==> flow/design.v <==
module CORDIC_COS_SIN #(
    parameter DATA_WIDTH = 16,
    parameter PHASE_WIDTH = 32,
    parameter STAGE = 16
) (
    input clk,
    input rst,
    input en,
    input mode,      
    input signed [DATA_WIDTH-1:0] x0,
    input signed [DATA_WIDTH-1:0] y0,
    input signed [PHASE_WIDTH-1:0] phase,    
    output valid,
    output [DATA_WIDTH:0] cos,
    output [DATA_WIDTH:0] sin
);
parameter K = 32'd39797;     
parameter [PHASE_WIDTH*STAGE-1:0] atan = {32'd128, 32'd256, 32'd448, 32'd896, 32'd1856, 32'd3648, 32'd7360, 32'd14656, 32'd29312,
                                         32'd58688, 32'd117312, 32'd234368, 32'd466944, 32'd919872, 32'd1740992, 32'd2949120};
integer i, j;
wire [1:0] quadrant;
assign quadrant = phase[PHASE_WIDTH-1:PHASE_WIDTH-2];
reg signed [DATA_WIDTH:0] x_pre;
reg signed [DATA_WIDTH:0] y_pre;
reg signed [PHASE_WIDTH-1:0] z_pre;
reg signed [DATA_WIDTH:0] x [0:STAGE-1];
reg signed [DATA_WIDTH:0] y [0:STAGE-1];
reg signed [PHASE_WIDTH-1:0] z [0:STAGE-1];
reg signed [DATA_WIDTH:0] x_shift [0:STAGE-1]; 
reg signed [DATA_WIDTH:0] y_shift [0:STAGE-1];
reg [STAGE-1:0] sign;
always @(*) begin
    for(i=0; i<STAGE; i=i+1)begin
        x_shift[i] = x[i] >>> i;
        y_shift[i] = y[i] >>> i;
        sign[i] = z[i][PHASE_WIDTH-1];
    end
end
wire [DATA_WIDTH:0] x0_pos, x0_neg;
wire [DATA_WIDTH:0] y0_pos, y0_neg;
assign x0_pos = (x0 == 0) ? 0 : {1'b0, x0};
assign x0_neg = (x0 == 0) ? 0 : {1'b1, (~x0)+16'b1};
assign y0_pos = (y0 == 0) ? 0 : {1'b0, y0};
assign y0_neg = (y0 == 0) ? 0 : {1'b1, (~y0)+16'b1};
always @(posedge clk or posedge rst) begin
    if(rst)begin
        x_pre <= 0;
        y_pre <= 0;
        z_pre <= 0;
    end
    else begin
        if(en)begin
            case (quadrant)
                0:begin
                    x_pre <= x0_pos;
                    y_pre <= y0_pos;
                    z_pre <= phase;
                end
                1:begin
                    x_pre <= y0_neg;
                    y_pre <= x0_pos;
                    z_pre <= {2'b00, phase[29:0]};
                end
                2:begin
                    x_pre <= y0_pos;
                    y_pre <= x0_neg;
                    z_pre <= {2'b11, phase[29:0]};
                end
                3:begin
                    x_pre <= x0_pos;
                    y_pre <= y0_pos;
                    z_pre <= phase;
                end
            endcase
        end
        else begin
            x_pre <= 0;
            y_pre <= 0;
            z_pre <= 0;
        end
    end
end
always @(posedge clk or posedge rst) begin
    if(rst)begin
        for(i=0; i<STAGE; i=i+1)begin
            x[i] <= 0;
            y[i] <= 0;
            z[i] <= 0;
        end
    end
    else begin
        x[0] <= x_pre;
        y[0] <= y_pre;
        z[0] <= z_pre;
        for(i=0; i<STAGE-1; i=i+1)begin    
            x[i+1] <= sign[i] ? x[i]+y_shift[i] : x[i]-y_shift[i];
            y[i+1] <= sign[i] ? y[i]-x_shift[i] : y[i]+x_shift[i];
            z[i+1] <= sign[i] ? z[i]+atan[32*(i+1)-1 -: 32] : z[i]-atan[32*(i+1)-1 -: 32];
        end
    end
end
assign cos = x[STAGE-1];
assign sin = y[STAGE-1];
assign valid = en_dly[STAGE];
reg [4:0] cnt;
always @(posedge clk or posedge rst) begin
    if(rst)begin
        cnt <= 0;
    end
    else begin
        if(cnt == 0)begin
            if(en)begin
                cnt <= cnt + 1;
            end
        end
        else begin
            cnt <= (cnt == 16) ? 0 : cnt+1;
        end
    end
end
reg [STAGE:0] en_dly;
always @(posedge clk or posedge rst) begin
    if(rst)begin
        en_dly <= 0;
    end
    else begin
        en_dly[0] <= en;
        for(i=0; i<STAGE; i=i+1)begin
            en_dly[i+1] <= en_dly[i];
        end
    end
end
endmodule
* Tool chain data of CORDIC_COS_SIN
What the tools print for CORDIC_COS_SIN, step after step. Line numbers count from 1 in the design file above. Operators: Yosys type, input widths -> output width; for muxes data width and select width s. Library cell names are shortened. A cell with -- has no value.
Set-up: top module CORDIC_COS_SIN, clock input clk, library sky130hd, timing corner tt_025C_1v80

* Word level
Source: Yosys, flattened and elaborated. Widths are those after wreduce; folded enables and synchronous resets count as part of the registers. Registers that Yosys merges into a memory's read port (data or address) are not register bits. Print and check cells do not count. Equal cells are merged and count once.
Storage and ports: register bits 1107, input bits 68, output and inout port bits 35, elaborated cells 203
Cells by class: add/subtract/negate cells 89, eq/ne operators 3, multiplexer cells 54, bitwise logic cells 2, reductions and logical operators 4
Operators by type and width (number):
- $mux 17 | 34
- $mux 32 | 15
- $pmux 17 s3 | 2
- $pmux 32 s3 | 1
- $add 17x10->17 | 2
- $sub 17x10->17 | 2
- $add 17x11->17 | 2
- $sub 17x11->17 | 2
- $add 17x12->17 | 2
- $sub 17x12->17 | 2
- $add 17x13->17 | 2
- $sub 17x13->17 | 2
- $add 17x14->17 | 2
- $sub 17x14->17 | 2
- $add 17x15->17 | 2
- $sub 17x15->17 | 2
- $add 17x16->17 | 2
- $sub 17x16->17 | 2
- $sub 17x17->17 | 2
- $add 17x3->17 | 2
- $sub 17x3->17 | 2
- $add 17x4->17 | 2
- $sub 17x4->17 | 2
- $add 17x5->17 | 2
- $sub 17x5->17 | 2
- $add 17x6->17 | 2
- $sub 17x6->17 | 2
- $add 17x7->17 | 2
Not listed: further kinds 42, cells in them 52.

* Depth
Yosys ltp: most cells in a row. Word level: on the elaborated netlist, between registers, memories and ports. Mapped: between sequential cells and ports; inverters and the memories' decode and read muxes count.
Logic depth: depth after elaboration 5, ABC_AREA 0, depth in mapped cells 16, mapped depth without buffers 16

* After synthesis
Yosys stat after the flow's synthesis: flattened, memories mapped to cells. It holds for the ABC_AREA given above (unset counts as 0); a run with the other value may have another netlist. Totals and module areas in this step are rounded.
Cell types:
- dfrtp_1 | number 983, area in all 2.46E+04 um^2
- ha_1 | number 882, area in all 1.1E+04 um^2
- xnor2_1 | number 578, area in all 5.06E+03 um^2
- a21oi_1 | number 674, area in all 3.37E+03 um^2
- xor2_1 | number 273, area in all 2.39E+03 um^2
- nor2_1 | number 554, area in all 2.08E+03 um^2
- o21ai_0 | number 395, area in all 1.98E+03 um^2
- inv_1 | number 452, area in all 1.7E+03 um^2
- nand2_1 | number 422, area in all 1.58E+03 um^2
- a21o_1 | number 198, area in all 1.49E+03 um^2
- nor3_1 | number 201, area in all 1.01E+03 um^2
- fa_1 | number 44, area in all 880.845 um^2
- nand3_1 | number 162, area in all 810.778 um^2
- a211oi_1 | number 99, area in all 743.213 um^2
- nor2b_1 | number 108, area in all 675.648 um^2
- and3_1 | number 100, area in all 625.6 um^2
- o21bai_1 | number 81, area in all 608.083 um^2
- and2_1 | number 92, area in all 575.552 um^2
Other cell types: 64; their cells: 910.
Synthesis totals: mapped cells 7208, mapped area 67910 um^2, area of sequential cells 24600 um^2, mapped flip-flops 983, buffer cells 88

* Timing after synthesis
OpenSTA on the mapped netlist: ideal clock, no wires. The path of least setup slack (recovery checks aside). Input and output delay are each 20% of the period. Register names are those of the netlist, which keeps one name where synthesis merged equal registers.
Path post-synthesis: path type register to register, from register z[11][31], to register z[12][30], clock period 5.0 ns, setup time 0.067 ns, time at the first pin 0.000 ns, arrival 3.978 ns, required time 4.933 ns, slack 0.954 ns, delay of the path 4.045 ns, driving pins on the path 14, buffers on the path 2, period reached after synthesis 4.046 ns
"delay of the path" is the arrival time less input delay plus setup time. "driving pins on the path": output pins that drive a net of the path, with the launching flip-flop's if there is one; two outputs of one cell count as two. "period reached after synthesis" is the clock period less the worst setup slack; recovery checks do not enter. This is arithmetic on one report: input and output delays are still those of the set period (20% each). Between the ends stands the longest chain of elaborated cells between them, by number of cells; it is not shown to be the way that was timed. Of several equally long chains one is given. A line is the first line of the expression or statement that the cell stems from. Yosys adds cells for indexed reads and writes and turns some case tables into memories.
Between the ends, post-synthesis: path through dfrtp_1 clkbuf_1 inv_1 clkbuf_1 fa_1 a211oi_1 nor2_1 o41a_1 a221oi_2 o311ai_1 o41ai_1 o21ai_0 a2111oi_0 a311o_1, cells in the longest elaborated chain 1, elaborated cells between the ends (all ways) 1, RTL lines with such cells 1, classes of those cells 1 x mux
RTL lines, path post-synthesis:
- start: declaration | RTL line 28 | reg signed [PHASE_WIDTH-1:0] z [0:STAGE-1];
- start: assignment | RTL line 88 | z[i] <= 0;
- start: assignment | RTL line 98 | z[i+1] <= sign[i] ? z[i]+atan[32*(i+1)-1 -: 32] : z[i]-atan[32*(i+1)-1 -: 32];
- $mux 32 | RTL line 98
- end: assignment | RTL line 88
- end: assignment | RTL line 98
- end: declaration | RTL line 28

* Worst path after layout
Path of least setup slack in the final report of run 1 (OpenROAD, finished layout, wires in). Where an end is a register, its clock arrival counts in the times.
Path after layout: path type register to register, from register x[14][16], to register y[15][15], clock period 5.0 ns, setup time 0.12 ns, time at the first pin 0.73 ns, arrival 4.68 ns, required time 5.60 ns, slack 0.93 ns, driving pins on the path 15, buffers on the path 1
Between the ends stands the longest chain of elaborated cells between them, by number of cells; it is not shown to be the way that was timed. Of several equally long chains one is given.
Between the ends, after layout: path through dfrtp_1 inv_1 nand3_1 ha_1 inv_1 o21ai_0 ha_1 a21boi_0 o211ai_1 a21oi_1 a2111oi_0 buf_4 nor3_1 o21ai_0 or3b_2, cells in the longest elaborated chain 2, elaborated cells between the ends (all ways) 3, RTL lines with such cells 1, classes of those cells 2 x add/sub; 1 x mux
RTL lines, path after layout:
- start: declaration | RTL line 26 | reg signed [DATA_WIDTH:0] x [0:STAGE-1];
- start: assignment | RTL line 86 | x[i] <= 0;
- start: assignment | RTL line 96 | x[i+1] <= sign[i] ? x[i]+y_shift[i] : x[i]-y_shift[i];
- $add 17x3->17 | RTL line 97 | y[i+1] <= sign[i] ? y[i]-x_shift[i] : y[i]+x_shift[i];
- $mux 17 | RTL line 97
- end: assignment | RTL line 87 | y[i] <= 0;
- end: assignment | RTL line 97
- end: declaration | RTL line 27 | reg signed [DATA_WIDTH:0] y [0:STAGE-1];

--- measured runs ---
Record of 5 stored runs of the RTL-to-layout flow on CORDIC_COS_SIN, platform sky130hd. The runs are unordered. Constraints: input delay and output delay 20% of the set period each, output load 0.01 pF.
"achieved clock period" = clock period - worst setup slack. The figure is calculated, with input and output delays left at 20% of the set period.
"worst setup path time" means the part of the period allowed to the worst setup path (the constraints hold back 20% at inputs and 20% at outputs) less its slack; where the path has registers, the arrival times of their clocks count too.
Measured values are rounded.
[run 1] settings: CORE_UTILIZATION=40, period_ns=5.0, CAP_MARGIN=20, CORE_MARGIN=2, SLEW_MARGIN=20
[run 1] result: chip area after synthesis (Yosys) 67910 um^2, die area 173100 um^2, standard-cell area of the final layout 75950 um^2, utilization 44.9%, worst setup slack after layout 0.925 ns, total negative slack 0.000 ns, achieved clock period 4.075 ns, worst setup path time 4.07 ns, worst setup path kind register to register
[run 2] settings: ABC_AREA=1, CELL_PAD_IN_SITES_DETAIL_PLACEMENT=2, CORE_MARGIN=8, CORE_UTILIZATION=40, CTS_CLUSTER_SIZE=57, SETUP_SLACK_MARGIN=-0.06, period_ns=5.0, CAP_MARGIN=20, SLEW_MARGIN=20
[run 2] result: chip area after synthesis (Yosys) 79330 um^2, die area 212800 um^2, standard-cell area of the final layout 88390 um^2, utilization 44.8%, worst setup slack after layout 0.385 ns, total negative slack 0.000 ns, achieved clock period 4.615 ns, worst setup path time 4.61 ns, worst setup path kind register to register
[run 3] settings: ABC_AREA=1, CAP_MARGIN=40, CELL_PAD_IN_SITES_GLOBAL_PLACEMENT=2, CORE_ASPECT_RATIO=1.42, CORE_MARGIN=8, CORE_UTILIZATION=37, CTS_CLUSTER_DIAMETER=345, CTS_CLUSTER_SIZE=82, GPL_TIMING_DRIVEN=0, SLEW_MARGIN=30, TNS_END_PERCENT=50, period_ns=2.89
[run 3] result: chip area after synthesis (Yosys) 79330 um^2, die area 229700 um^2, standard-cell area of the final layout 87830 um^2, utilization 41.2%, worst setup slack after layout 0.094 ns, total negative slack 0.000 ns, achieved clock period 2.796 ns, worst setup path time 2.80 ns, worst setup path kind register to register
[run 4] settings: CELL_PAD_IN_SITES_GLOBAL_PLACEMENT=3, CORE_UTILIZATION=66, MIN_ROUTING_LAYER=met2, SETUP_SLACK_MARGIN=1.73, SLEW_MARGIN=35, TNS_END_PERCENT=70, period_ns=7.08, CAP_MARGIN=20, CORE_MARGIN=2
[run 4] result: did not finish, placement stopped with GPL-0301
[run 5] settings: ABC_AREA=0, CELL_PAD_IN_SITES_DETAIL_PLACEMENT=0, CORE_ASPECT_RATIO=1.77, CORE_MARGIN=3, CORE_UTILIZATION=29, CTS_CLUSTER_DIAMETER=240, CTS_CLUSTER_SIZE=57, GPL_TIMING_DRIVEN=0, MAX_ROUTING_LAYER=met4, SLEW_MARGIN=5, TNS_END_PERCENT=95, period_ns=5.0, CAP_MARGIN=20
[run 5] result: chip area after synthesis (Yosys) 67910 um^2, die area 240300 um^2, standard-cell area of the final layout 73990 um^2, utilization 31.9%, worst setup slack after layout 0.204 ns, total negative slack 0.000 ns, achieved clock period 4.796 ns, worst setup path time 4.80 ns, worst setup path kind register to register
--- end ---
